==> flow/design.v <==
module mult(y,a,b);  
	output logic [15:0] y;
	input  logic [7:0] a,b;
	logic [15:0] y_tmp;
	logic [7:0]  a_tmp;
	logic [7:0]  b_tmp;
	logic [14:0] c1;
	logic [10:0] c2;            
	logic [14:0] out1;
	logic [12:0] out2;
	logic [10:0] out3;
	logic [8:0]  out4;
	logic [14:0] m_temp0;
	logic [13:0] m_temp1;
	logic [12:0] m_temp2;
	logic [11:0] m_temp3;
	logic [10:0] m_temp4;
	logic [9:0]  m_temp5;
	logic [8:0]  m_temp6;
	logic [7:0]  m_temp7;
	always_comb
		begin
			if(a[7])
				begin
					a_tmp = ~a+1'b1;
					if(b[7])
						begin
							b_tmp = ~b+1'b1;
							y = y_tmp ;
						end
					else
						begin
							b_tmp = b;
							y = ~y_tmp+1'b1;
						end
				end
			else
				begin
					a_tmp = a;
					if(b[7])
						begin
							b_tmp = ~b+1'b1;
							y = ~y_tmp+1'b1;
						end
					else
						begin
							b_tmp = b;
							y = y_tmp;
						end
				end
		end
	always_comb
		begin
			out1 = m_temp0 + m_temp1;
			out2 = m_temp2 + m_temp3;
			out3 = m_temp4 + m_temp5;
			out4 = m_temp6 + m_temp7;
			c1   = out1    + out2;
			c2   = out3    + out4;
			y_tmp= c1      + c2;
		end
	always_comb
		begin		
			m_temp0[14:7] = b_tmp[7]?a_tmp:8'b00000000;
			m_temp0[6:0]  = 7'b0000000;
			m_temp1[13:6] = b_tmp[6]?a_tmp:8'b00000000;
			m_temp1[5:0]  = 6'b000000;
			m_temp2[12:5] = b_tmp[5]?a_tmp:8'b00000000;
			m_temp2[4:0]  = 5'b00000;
			m_temp3[11:4] = b_tmp[4]?a_tmp:8'b00000000;
			m_temp3[3:0]  = 4'b0000;
			m_temp4[10:3] = b_tmp[3]?a_tmp:8'b00000000;
			m_temp4[2:0]  = 3'b000;
			m_temp5[9:2]  = b_tmp[2]?a_tmp:8'b00000000;
			m_temp5[1:0]  = 2'b00;
			m_temp6[8:1]  = b_tmp[1]?a_tmp:8'b00000000;
			m_temp6[0]    = 1'b0;
			m_temp7       = b_tmp[0]?a_tmp:8'b00000000;
		end
endmodule
	module cnm(rep,imp,rea,ima,req,imq);  
	output logic signed[15:0] rep, imp;
	input  logic signed[7:0] rea, req, ima, imq;
	logic signed[15:0] y0,y1,y2,y3;
	mult reaXreq (.y(y0), .a(rea), .b(req));
	mult imaXimq (.y(y1), .a(ima), .b(imq));
	mult reaXimq (.y(y2), .a(rea), .b(imq));
	mult imaXreq (.y(y3), .a(ima), .b(req));
	always_comb
		begin
			rep = y0-y1;
			imp = y2+y3;
		end
endmodule
module cnm_top (
    input  logic               clk,
    input  logic               rst,
    input  logic               in_valid,
    input  logic signed [7:0]  rea,
    input  logic signed [7:0]  ima,
    input  logic signed [7:0]  req,
    input  logic signed [7:0]  imq,
    output logic               out_valid,
    output logic signed [15:0] rep,
    output logic signed [15:0] imp
);
    logic signed [7:0]  rea_r, ima_r, req_r, imq_r;
    logic               valid_r;
    logic signed [15:0] rep_c, imp_c;
    cnm cnm (.rep(rep_c), .imp(imp_c), .rea(rea_r), .ima(ima_r), .req(req_r), .imq(imq_r));
    always_ff @(posedge clk) begin
        rea_r <= rea;
        ima_r <= ima;
        req_r <= req;
        imq_r <= imq;
        rep   <= rep_c;
        imp   <= imp_c;
        if (rst) begin
            valid_r   <= 1'b0;
            out_valid <= 1'b0;
        end else begin
            valid_r   <= in_valid;
            out_valid <= valid_r;
        end
    end
endmodule
# --- Tool chain data of cnm_top ---
# What the tools print for cnm_top, step after step.
# Line numbers count from 1 in the design file above.
# Cell names lack the library's common part.
setup:
  design: "cnm_top"
  clock: "clk"
  library: "sky130hd"
  corner: "tt_025C_1v80"

# --- Word level ---
# Yosys after proc, flatten, opt, wreduce and memory -nomap, before mapping. Enables and synchronous resets that opt folds into registers are not counted as muxes. Memory bits, and registers merged into a memory's read port (data or address), are not among the register bits. Print and check cells are not counted. Equal cells are merged and count once.
word_totals:
  clocked_rd_ports_x_width: 0
  mem_bits_ro: 0
  output_inout_bits: 33
  ramBits: 0
  register_bits: 66
  memories: 0
  latch_bits: 0
  input_bits: 35
  word_cells: 102
op_classes:
  n_div: 0
  logic: 8
  addsub: 38
  cmp: 0
  reduce_logical: 0
  shifts: 0
  mux: 48
  equal: 0
  multipliers: 0
op_table:
  columns: ["cell", "n"]
  rows:
  - ["8-bit two-way mux", 36]
  - ["16-bit two-way mux", 12]
  - ["15-bit by 11-bit adder with 16-bit output", 4]
  - ["16-bit by 1-bit adder with 16-bit output (second input constant)", 4]
  - ["16-bit NOT", 4]
  - ["15-bit by 13-bit adder with 15-bit output", 4]
  - ["15-bit by 14-bit adder with 15-bit output", 4]
  - ["13-bit by 12-bit adder with 13-bit output", 4]
  - ["11-bit by 10-bit adder with 11-bit output", 4]
  - ["11-bit by 9-bit adder with 11-bit output", 4]
  - ["9-bit by 8-bit adder with 9-bit output", 4]
  - ["8-bit by 1-bit adder with 8-bit output (second input constant)", 4]
  - ["8-bit NOT", 4]
  - ["16-bit adder", 1]
  - ["16-bit subtractor", 1]

# --- Logic depth ---
# Depth = most cells in a row (Yosys ltp): at word level without a register or memory, in the mapped netlist without a sequential cell, where the memories' decode and read muxes count.
logic_depth:
  depth_word: 12
  abc_area: 0
  mapped_depth: 38
  mapped_depth_nobuf: 36

# --- Mapped cells and area ---
# Yosys stat after the flow's synthesis: flattened, memories mapped to cells. It holds for the ABC_AREA given above (unset counts as 0); a run with the other value may have another netlist.
by_type:
  columns: ["cell", "n", "type_area_um2"]
  rows:
  - ["ha_1", 194, 2.43E+03]
  - ["fa_1", 70, 1.4E+03]
  - ["dfxtp_1", 66, 1.32E+03]
  - ["xnor2_1", 146, 1.28E+03]
  - ["xor2_1", 106, 928.39]
  - ["nor2_1", 236, 885.85]
  - ["inv_1", 168, 630.605]
  - ["a21oi_1", 116, 580.557]
  - ["nand2_1", 145, 544.272]
  - ["o21bai_1", 41, 307.795]
  - ["a21o_1", 40, 300.288]
  - ["o21ai_0", 30, 150.144]
  - ["nor2b_1", 20, 125.12]
  - ["nand3_1", 23, 115.11]
  - ["clkbuf_1", 27, 101.347]
  - ["nand2b_1", 16, 100.096]
  - ["a211oi_1", 13, 97.594]
  - ["o21a_1", 12, 90.086]
# Other cell types: 39; their cells: 147.
mapped:
  sequential_area_um2: 1321.3
  flip_flops: 66
  buf_cells: 28
  cell_count: 1616
  yosys_area_um2: 12465.7
# By module: a second synthesis without flattening, with its own total; a netlist apart from the flattened one above.
unflattened:
  cells_unflattened: 1827
  hier_area_um2: 14337.5
# Rows give one instance, submodules left out.
by_module:
  columns: ["mod", "cells", "mod_area_um2", "seq_area_um2", "n_inst"]
  rows:
  - ["mult", 385, 2861.5, 0.0, 4]
  - ["cnm", 219, 1557.7, 0.0, 1]
  - ["cnm_top", 68, 1333.8, 1321.3, 1]

# --- Path before layout ---
# OpenSTA on the mapped netlist: ideal clock, no wires. The path of least setup slack (recovery checks aside). Input and output delay are each 20% of the period. Register names are those of the netlist, which keeps one name where synthesis merged equal registers.
synth_timing:
  kind: "register to register"
  start: "reg req_r[0]"
  end: "reg imp[15]"
  path_buffers: 3
  setup_time_ns: 0.130
  stages: 28
  delay_ns: 7.270
  required_ns: 6.870
  launch_ns: 0.000
  arrival_time_ns: 7.140
  slack_ns: -0.270
  tclk_ns: 7.0
  synth_period_reached_ns: 7.27
# "delay_ns" is the arrival time less input delay plus setup time.
# "stages": output pins that drive a net of the path, with the launching flip-flop's if there is one; two outputs of one cell count as two.
# "synth_period_reached_ns" is the clock period less the worst setup slack; recovery checks do not enter. This is arithmetic on one report: input and output delays are still those of the set period (20% each).
# Between the ends stands the longest chain of elaborated cells between them, by number of cells; it is not shown to be the way that was timed. Of several equally long chains one is given.
# Each line given opens the expression or statement behind the cell; cells for indexed reads and writes are added by Yosys, which also makes memories of some case tables.
synth_between:
  path_cell_list: "dfxtp_1 clkbuf_1 inv_1 clkbuf_1 ha_1 mux2i_1 clkbuf_1 nor2_1 ha_1 fa_1 xnor2_1 fa_1 inv_1 ha_1 fa_1 ha_1 fa_1 nor4_1 or3b_2 nand2_1 xnor2_1 ha_1 and3_1 a311oi_1 a21oi_1 a31oi_1 o21ai_0 xnor3_1"
  elab_chain_len: 12
  cells_between: 24
  cone_classes: "10 x add/sub; 12 x mux; 2 x logic"
synth_lines:
  columns: ["element", "line", "text"]
  rows:
  - ["start, declared", 107, "logic signed [7:0]  rea_r, ima_r, req_r, imq_r;"]
  - ["start, assigned", 114, "req_r <= req;"]
  - ["8-bit NOT", 42, "b_tmp = ~b+1'b1;"]
  - ["8-bit by 1-bit adder with 8-bit output", 42, null]
  - ["8-bit two-way mux", 40, "if(b[7])"]
  - ["8-bit two-way mux", 78, "m_temp7 = b_tmp[0]?a_tmp:8'b00000000;"]
  - ["9-bit by 8-bit adder with 9-bit output", 57, "out4 = m_temp6 + m_temp7;"]
  - ["11-bit by 9-bit adder with 11-bit output", 59, "c2 = out3 + out4;"]
  - ["15-bit by 11-bit adder with 16-bit output", 60, "y_tmp= c1 + c2;"]
  - ["16-bit NOT", 43, "y = ~y_tmp+1'b1;"]
  - ["16-bit by 1-bit adder with 16-bit output", 43, null]
  - ["16-bit two-way mux", 40, null]
  - ["16-bit two-way mux", 23, "if(a[7])"]
  - ["16-bit adder", 92, "imp = y2+y3;"]
  - ["end, assigned", 117, "imp   <= imp_c;"]
  - ["end, declared", 105, "output logic signed [15:0] imp"]

# --- Worst path after layout ---
# Path of least setup slack in the final report of run A (OpenROAD, finished layout, wires in). Where an end is a register, its clock arrival counts in the times.
layout_timing:
  kind: "register to register"
  start: "reg rea_r[0]"
  end: "reg imp[15]"
  launch_ns: 0.37
  path_buffers: 1
  slack_ns: 1.83
  stages: 34
  required_ns: 9.98
  setup_time_ns: 0.12
  arrival_time_ns: 8.15
  tclk_ns: 9.72
# Between the ends stands the longest chain of elaborated cells between them, by number of cells; it is not shown to be the way that was timed. Of several equally long chains one is given.
layout_between:
  path_cell_list: "dfxtp_4 clkinv_4 ha_1 nand2b_2 xor2_4 buf_4 nor2_2 ha_1 a21o_1 a21oi_2 o21bai_1 a21oi_2 xnor2_1 fa_1 inv_1 ha_1 inv_1 nor2_1 nor2_1 xnor2_1 ha_1 o21ai_0 o21bai_1 a21oi_1 xnor2_1 nor4_2 mux2i_1 a21oi_1 a21oi_1 xor2_1 ha_4 nand2_1 o21ai_0 xnor3_1"
  elab_chain_len: 12
  cells_between: 24
  cone_classes: "10 x add/sub; 12 x mux; 2 x logic"
layout_lines:
  columns: ["element", "line", "text"]
  rows:
  - ["start, declared", 107, "logic signed [7:0]  rea_r, ima_r, req_r, imq_r;"]
  - ["start, assigned", 112, "rea_r <= rea;"]
  - ["8-bit NOT", 25, "a_tmp = ~a+1'b1;"]
  - ["8-bit by 1-bit adder with 8-bit output", 25, null]
  - ["8-bit two-way mux", 23, "if(a[7])"]
  - ["8-bit two-way mux", 78, "m_temp7 = b_tmp[0]?a_tmp:8'b00000000;"]
  - ["9-bit by 8-bit adder with 9-bit output", 57, "out4 = m_temp6 + m_temp7;"]
  - ["11-bit by 9-bit adder with 11-bit output", 59, "c2 = out3 + out4;"]
  - ["15-bit by 11-bit adder with 16-bit output", 60, "y_tmp= c1 + c2;"]
  - ["16-bit NOT", 43, "y = ~y_tmp+1'b1;"]
  - ["16-bit by 1-bit adder with 16-bit output", 43, null]
  - ["16-bit two-way mux", 40, "if(b[7])"]
  - ["16-bit two-way mux", 23, null]
  - ["16-bit adder", 92, "imp = y2+y3;"]
  - ["end, assigned", 117, "imp   <= imp_c;"]
  - ["end, declared", 105, "output logic signed [15:0] imp"]

# Below are 6 stored runs of the flow (Yosys, OpenROAD; platform sky130hd) on cnm_top, each with its settings and what was measured, unordered. Constraints: input delay and output delay 20% of the set period each, output load 0.01 pF.
runs:
  - name: "run A"
    settings:
      CELL_PAD_IN_SITES_DETAIL_PLACEMENT: 2
      CORE_MARGIN: 7
      CORE_UTILIZATION: 34
      MIN_ROUTING_LAYER: "met1"
      PLACE_DENSITY_LB_ADDON: 0.18
      SETUP_SLACK_MARGIN: 1.99
      SLEW_MARGIN: 0
      TNS_END_PERCENT: 30
      period_ns: 9.72
      CAP_MARGIN: 20
    results:
      yosys_chip_area_um2: 12465.7
      die_area_um2: 42222.0
      post_route_stdcell_area_um2: 14824.2
      fin_util_pct: 41.4
      worst_setup_slack_ns: 1.827
      total_negative_slack_ns: 0.000
      final_hold_ws_ns: 0.438
  - name: "run B"
    settings:
      ABC_AREA: 1
      CAP_MARGIN: 5
      CELL_PAD_IN_SITES_DETAIL_PLACEMENT: 1
      CELL_PAD_IN_SITES_GLOBAL_PLACEMENT: 3
      CORE_MARGIN: 7
      CORE_UTILIZATION: 68
      CTS_CLUSTER_SIZE: 17
      GPL_ROUTABILITY_DRIVEN: 0
      GPL_TIMING_DRIVEN: 1
      MAX_ROUTING_LAYER: "met4"
      MIN_ROUTING_LAYER: "met2"
      PLACE_DENSITY_LB_ADDON: 0.3
      SLEW_MARGIN: 40
      TNS_END_PERCENT: 35
      period_ns: 4.54
    outcome: "not finished: placement ended with error FLW-0024"
  - name: "run C"
    settings:
      ABC_AREA: 1
      CAP_MARGIN: 5
      CELL_PAD_IN_SITES_DETAIL_PLACEMENT: 1
      CELL_PAD_IN_SITES_GLOBAL_PLACEMENT: 3
      CORE_MARGIN: 7
      CORE_UTILIZATION: 68
      CTS_CLUSTER_SIZE: 17
      GPL_ROUTABILITY_DRIVEN: 0
      GPL_TIMING_DRIVEN: 1
      MAX_ROUTING_LAYER: "met4"
      MIN_ROUTING_LAYER: "met2"
      PLACE_DENSITY_LB_ADDON: 0.3
      SLEW_MARGIN: 5
      TNS_END_PERCENT: 35
      period_ns: 5.9
    outcome: "not finished: placement ended with error FLW-0024"
  - name: "run D"
    settings:
      CAP_MARGIN: 5
      CELL_PAD_IN_SITES_DETAIL_PLACEMENT: 1
      CORE_MARGIN: 7
      CORE_UTILIZATION: 68
      CTS_CLUSTER_SIZE: 17
      GPL_ROUTABILITY_DRIVEN: 0
      GPL_TIMING_DRIVEN: 1
      MAX_ROUTING_LAYER: "met4"
      PLACE_DENSITY_LB_ADDON: 0.01
      SLEW_MARGIN: 40
      TNS_END_PERCENT: 5
      period_ns: 4.54
    outcome: "not finished: placement ended with a tool error"
  - name: "run E"
    settings:
      CORE_UTILIZATION: 40
      period_ns: 6.85
      CAP_MARGIN: 20
      CORE_MARGIN: 2
      SLEW_MARGIN: 20
    results:
      yosys_chip_area_um2: 12465.7
      die_area_um2: 32592.9
      post_route_stdcell_area_um2: 16361.9
      fin_util_pct: 53.3
      worst_setup_slack_ns: 0.207
      total_negative_slack_ns: 0.000
      final_hold_ws_ns: 0.445
  - name: "run F"
    settings:
      CELL_PAD_IN_SITES_DETAIL_PLACEMENT: 1
      CORE_UTILIZATION: 35
      CTS_CLUSTER_SIZE: 84
      PLACE_DENSITY_LB_ADDON: 0.11
      SETUP_SLACK_MARGIN: -0.73
      period_ns: 7.62
      CAP_MARGIN: 20
      CORE_MARGIN: 2
      SLEW_MARGIN: 20
    results:
      yosys_chip_area_um2: 12465.7
      die_area_um2: 37141.0
      post_route_stdcell_area_um2: 14363.8
      fin_util_pct: 40.7
      worst_setup_slack_ns: 0.271
      total_negative_slack_ns: 0.000
      final_hold_ws_ns: 0.453
